==> flow/design.v <==
module pg_0 (
    input logic a,
    input logic b,
    output logic p,
    output logic g
);
assign p = a ^ b;
assign g = a & b;
endmodule
module pg_1plus (
    input logic pi_cur,
    input logic gi_cur,
    input logic pi_prev,
    input logic gi_prev,
    output logic pout,
    output logic gout
);
assign pout = pi_cur & pi_prev;
assign gout = gi_cur | (pi_cur & gi_prev);
endmodule
module ks_add #(
    parameter N = 64
)
(
    input  logic         clk,
    input  logic         rstn_,
    input  logic         en,
    input  logic [N-1:0] a,
    input  logic [N-1:0] b,
    output logic [N-1:0] out
);
    localparam int stages = $clog2(N) + 1;
    function automatic integer log2_arr(input integer x);
        integer k;
        begin
            log2_arr = 0;
            for (k = 1; k < 31; k = k + 1)
                if (x >= (1 << k)) log2_arr = k;
        end
    endfunction
    genvar i;
    generate
        for (i = 0; i < stages; i++) begin : gen_pg
            logic [(N-(2**(i-1)))-1:0] g_reg_array;
            logic [(N-(2**(i-1)))-1:0] p_reg_array;
            logic [(N-(2**(i-1)))-1:0] p_out_array;
            logic [(N-(2**(i-1)))-1:0] g_out_array;
        end
    endgenerate
    genvar j;
    generate
        for (j = 0; j < stages; j++) begin : reg_assign
            always_ff @( posedge clk ) begin
                if ( !rstn_ ) begin
                    gen_pg[j].g_reg_array <= 0;
                    gen_pg[j].p_reg_array <= 0;
                end
                else if ( en ) begin
                    gen_pg[j].g_reg_array <= gen_pg[j].g_out_array;
                    gen_pg[j].p_reg_array <= gen_pg[j].p_out_array;
                end
                else begin
                    gen_pg[j].g_reg_array <= gen_pg[j].g_reg_array;
                    gen_pg[j].p_reg_array <= gen_pg[j].p_reg_array;
                end
            end
        end
    endgenerate
    genvar step;
    generate 
        for (i = 0; i < N; i++) begin
            pg_0 step0(a[i], b[i], gen_pg[0].p_out_array[i], gen_pg[0].g_out_array[i]);
        end
        for (step = 1; step <= stages; step++) begin
            for (i = 0; i < N-2**(step-1); i++) begin 
                if (step == 1) begin
                    pg_1plus stepn(gen_pg[0].p_reg_array[i+1],  
                                 gen_pg[0].g_reg_array[i+1], 
                                 gen_pg[0].p_reg_array[i], 
                                 gen_pg[0].g_reg_array[i], 
                                 gen_pg[step].p_out_array[i], 
                                 gen_pg[step].g_out_array[i]);
                end
                if (step > 1) begin
                    if (i==0) begin
                        pg_1plus stepn(gen_pg[step-1].p_reg_array[i+2**(step-2)],  
                                 gen_pg[step-1].g_reg_array[i+2**(step-2)], 
                                 gen_pg[0].p_reg_array[0], 
                                 gen_pg[0].g_reg_array[0], 
                                 gen_pg[step].p_out_array[0], 
                                 gen_pg[step].g_out_array[0]);
                    end
                    else if (i < 2**(step-2)) begin 
                        pg_1plus stepn(gen_pg[step-1].p_reg_array[i+2**(step-2)],                                         
                                 gen_pg[step-1].g_reg_array[i+2**(step-2)],                                            
                                 gen_pg[log2_arr(i)+1].p_reg_array[i-2**(log2_arr(i))], 
                                 gen_pg[log2_arr(i)+1].g_reg_array[i-2**(log2_arr(i))],
                                 gen_pg[step].p_out_array[i], 
                                 gen_pg[step].g_out_array[i]);
                    end
                    else begin  
                        pg_1plus stepn(gen_pg[step-1].p_reg_array[i+2**(step-2)],  
                                 gen_pg[step-1].g_reg_array[i+2**(step-2)], 
                                 gen_pg[step-1].p_reg_array[i-2**(step-2)], 
                                 gen_pg[step-1].g_reg_array[i-2**(step-2)], 
                                 gen_pg[step].p_out_array[i], 
                                 gen_pg[step].g_out_array[i]);
                    end
                end
            end
        end
    endgenerate
    generate
        for (i = 0; i < N; i++) begin
            if ( i==0 ) begin
                assign out[0] = gen_pg[0].p_reg_array[0];
            end
            else if ( i==1 ) begin
                assign out[1] = gen_pg[0].p_reg_array[1] ^ gen_pg[0].g_reg_array[0];
            end
            else if (i <= N/2) begin  
                assign out[i] = (gen_pg[0].p_reg_array[i]) ^ (gen_pg[log2_arr(i-1)+1].g_reg_array[(i-1)-2**log2_arr(i-1)]); 
            end
            else begin
                assign out[i] = gen_pg[0].p_reg_array[i] ^ gen_pg[stages-1].g_reg_array[(i-1)-(N/2)]; 
            end
        end
    endgenerate
endmodule
### Step by step through the tools: ks_add

Tool output for the design above, in the order of the flow.
Lines are those of the file above, counted from 1.
Library cell names are shortened.
The mark - stands for no value.

| set-up | value |
|---|---|
| top | ks_add |
| clock | clk |
| standard-cell library | sky130hd |
| timing corner | tt_025C_1v80 |

### After elaboration

Yosys after proc, flatten, opt, wreduce and memory -nomap, before mapping. Enables and synchronous resets that opt folds into registers are not counted as muxes. Memory bits, and registers merged into a memory's read port (data or address), are not among the register bits. Print and check cells are not counted. Equal cells are merged and count once.

| operators by class | value |
|---|---|
| bitwise operators | 1120 |

Operator list:

| operator | count |
|---|---|
| 1-bit bitwise AND | 673 |
| 1-bit OR | 320 |
| 1-bit XOR | 127 |

| word-level totals | value |
|---|---|
| elaborated cells | 1133 |
| flip-flop bits (word level) | 737 |
| input port bits | 131 |
| output and inout bits | 64 |

### Depth

Yosys ltp: most cells in a row. Word level: on the elaborated netlist, between registers, memories and ports. Mapped: between sequential cells and ports; inverters and the memories' decode and read muxes count.

| depth | value |
|---|---|
| depth after elaboration | 2 |
| ABC_AREA | 1 |
| gate-level depth with buffers | 8 |

### Netlist

Yosys stat after the flow's synthesis: flattened, memories mapped to cells. It holds for the ABC_AREA given above (unset counts as 0); a run with the other value may have another netlist.

| mapped netlist | value |
|---|---|
| sequential part of the area | 13913.3 um2 |
| mapped cells | 3807 |
| flip-flop cells | 695 |
| mapped area | 28577.4 um2 |

Cells by type:

| cell | count | total area (um2) |
|---|---|---|
| dfxtp_1 | 695 | 1.39E+04 |
| nand2_1 | 848 | 3.18E+03 |
| a21oi_1 | 590 | 2.95E+03 |
| nand3_1 | 380 | 1.9E+03 |
| o21ai_0 | 305 | 1.53E+03 |
| nor2_1 | 397 | 1.49E+03 |
| inv_1 | 214 | 803.27 |
| ha_1 | 64 | 800.768 |
| xor2_1 | 62 | 543.021 |
| buf_4 | 51 | 382.867 |
| buf_2 | 75 | 375.36 |
| clkbuf_1 | 88 | 330.317 |
| buf_6 | 29 | 326.563 |
| clkbuf_2 | 3 | 15.014 |
| o21ai_1 | 2 | 10.01 |
| clkbuf_4 | 1 | 7.507 |
| inv_4 | 1 | 6.256 |
| nor3_1 | 1 | 5.005 |
| inv_2 | 1 | 3.754 |

### Path before layout

OpenSTA on the mapped netlist: ideal clock, no wires. The path of least setup slack (recovery checks aside). Input and output delay are each 20% of the period. Register names are those of the netlist, which keeps one name where synthesis merged equal registers.

| timing path after synthesis | value |
|---|---|
| kind | input to register |
| start point | input port en |
| end point | register (no name shown) |
| clock period | 2000 ps |
| driving pins on the path | 7 |
| data arrival time | 1173 ps |
| delay of the path | 905 ps |
| setup slack | 695 ps |
| setup time | 132 ps |
| input delay | 400 ps |
| synthesis period reached | 1305 ps |

"delay of the path" is the arrival time less input delay plus setup time.
"driving pins on the path" counts driving pins, that of a launching flip-flop among them; a cell with two outputs on the path counts twice.
"synthesis period reached" = period - worst setup slack (recovery checks aside). The figure is calculated, with input and output delays left at 20% of the set period.

| on the way, after synthesis | value |
|---|---|
| cell sequence | buf_4 > inv_4 > buf_4 > clkbuf_1 > nand2_1 > nand2_1 > a21oi_1 |

Ends and longest elaborated chain, after synthesis:

| what | line | RTL |
|---|---|---|
| start: declaration | 27 | `input  logic         en,` |

No chain of elaborated cells between the ends is given.

### Path in the finished layout

From the final timing report of flow run A: the path of least setup slack in the routed layout; clock arrival at registers is part of the times.
The report prints the path's times to 10 ps; the period is as set.

| timing path post-layout | value |
|---|---|
| kind | register to output |
| start point | register (no name shown) |
| end point | output port out[29] |
| clock period | 2000 ps |
| setup slack | 10 ps |
| data arrival time | 1590 ps |
| driving pins on the path | 3 |

The rows between start and end are the longest chain of elaborated cells between them; the timing report does not say that the signal goes this way. Where chains are equally long, one stands for them.
Each line given opens the expression or statement behind the cell; cells for indexed reads and writes are added by Yosys, which also makes memories of some case tables.

| on the way, post-layout | value |
|---|---|
| cell sequence | dfxtp_4 > xor2_1 > dlygate4sd2_1 |
| length of the longest elaborated chain | 1 |

Ends and longest elaborated chain, post-layout:

| what | line | RTL |
|---|---|---|
| 1-bit XOR | 122 | `assign out[i] = (gen_pg[0].p_reg_array[i]) ^ (gen_pg[log2_arr(i-1)+1].g_reg_array[(i-1)-2**log2_arr(i-1)]);` |
| end: declaration | 30 | `output logic [N-1:0] out` |

## Implementation results

Settings and measured results of 2 stored flow runs for module ks_add (sky130hd), not sorted in any way. The constraints put input and output delay at 20% of the set period each and load the outputs with 0.01 pF.
"achieved period" is the run's clock period less its worst setup slack. It is reckoned from that one timing run; input and output delays stay at 20% of the period that was set.
"time on the worst setup path" is the time allowed to the run's worst setup path (the clock period less input and output delay, where it has them) less its slack. Clock arrival times count: a late capture clock shortens it, a late launch clock lengthens it.
"total power of the final layout" is the tool's figure for a default switching activity; nothing was simulated.
"time on the worst setup path" is known to 10 ps.

#### Flow run A

| setting | value |
|---|---|
| ABC_AREA | `1` |
| CAP_MARGIN | `10` |
| CORE_ASPECT_RATIO | `1.95` |
| CORE_UTILIZATION | `36` |
| GPL_ROUTABILITY_DRIVEN | `1` |
| GPL_TIMING_DRIVEN | `0` |
| MAX_ROUTING_LAYER | `met4` |
| PLACE_DENSITY_LB_ADDON | `0.04` |
| TNS_END_PERCENT | `80` |
| period_ns | `2.0` |
| CORE_MARGIN | `2` |
| SLEW_MARGIN | `20` |

| result | value |
|---|---|
| post-layout utilization | 44.3% |
| final setup TNS | 0 ps |
| total power of the final layout | 33.179 mW |
| worst slack on setup checks | 13 ps |
| achieved period | 1987 ps |
| die area | 81779.2 um2 |
| standard-cell area after routing | 34896.0 um2 |
| netlist area reported by Yosys | 28577.4 um2 |
| post-route worst hold slack | 447 ps |
| time on the worst setup path | 1590 ps |
| critical path kind | register to output |

#### Flow run B

| setting | value |
|---|---|
| ABC_AREA | `1` |
| CAP_MARGIN | `30` |
| CELL_PAD_IN_SITES_DETAIL_PLACEMENT | `1` |
| CELL_PAD_IN_SITES_GLOBAL_PLACEMENT | `2` |
| CORE_ASPECT_RATIO | `0.54` |
| CORE_MARGIN | `7` |
| CTS_CLUSTER_DIAMETER | `274` |
| CTS_CLUSTER_SIZE | `20` |
| GPL_ROUTABILITY_DRIVEN | `0` |
| MAX_ROUTING_LAYER | `met4` |
| MIN_ROUTING_LAYER | `met1` |
| PLACE_DENSITY | `0.67` |
| SLEW_MARGIN | `35` |
| period_ns | `2.0` |
| CORE_UTILIZATION | `40` |

| result | value |
|---|---|
| post-layout utilization | 46.6% |
| final setup TNS | -117 ps |
| total power of the final layout | 26.813 mW |
| worst slack on setup checks | -117 ps |
| achieved period | 2117 ps |
| die area | 79481.1 um2 |
| standard-cell area after routing | 32688.9 um2 |
| netlist area reported by Yosys | 28577.4 um2 |
| post-route worst hold slack | 241 ps |
| time on the worst setup path | 1720 ps |
| critical path kind | input to register |
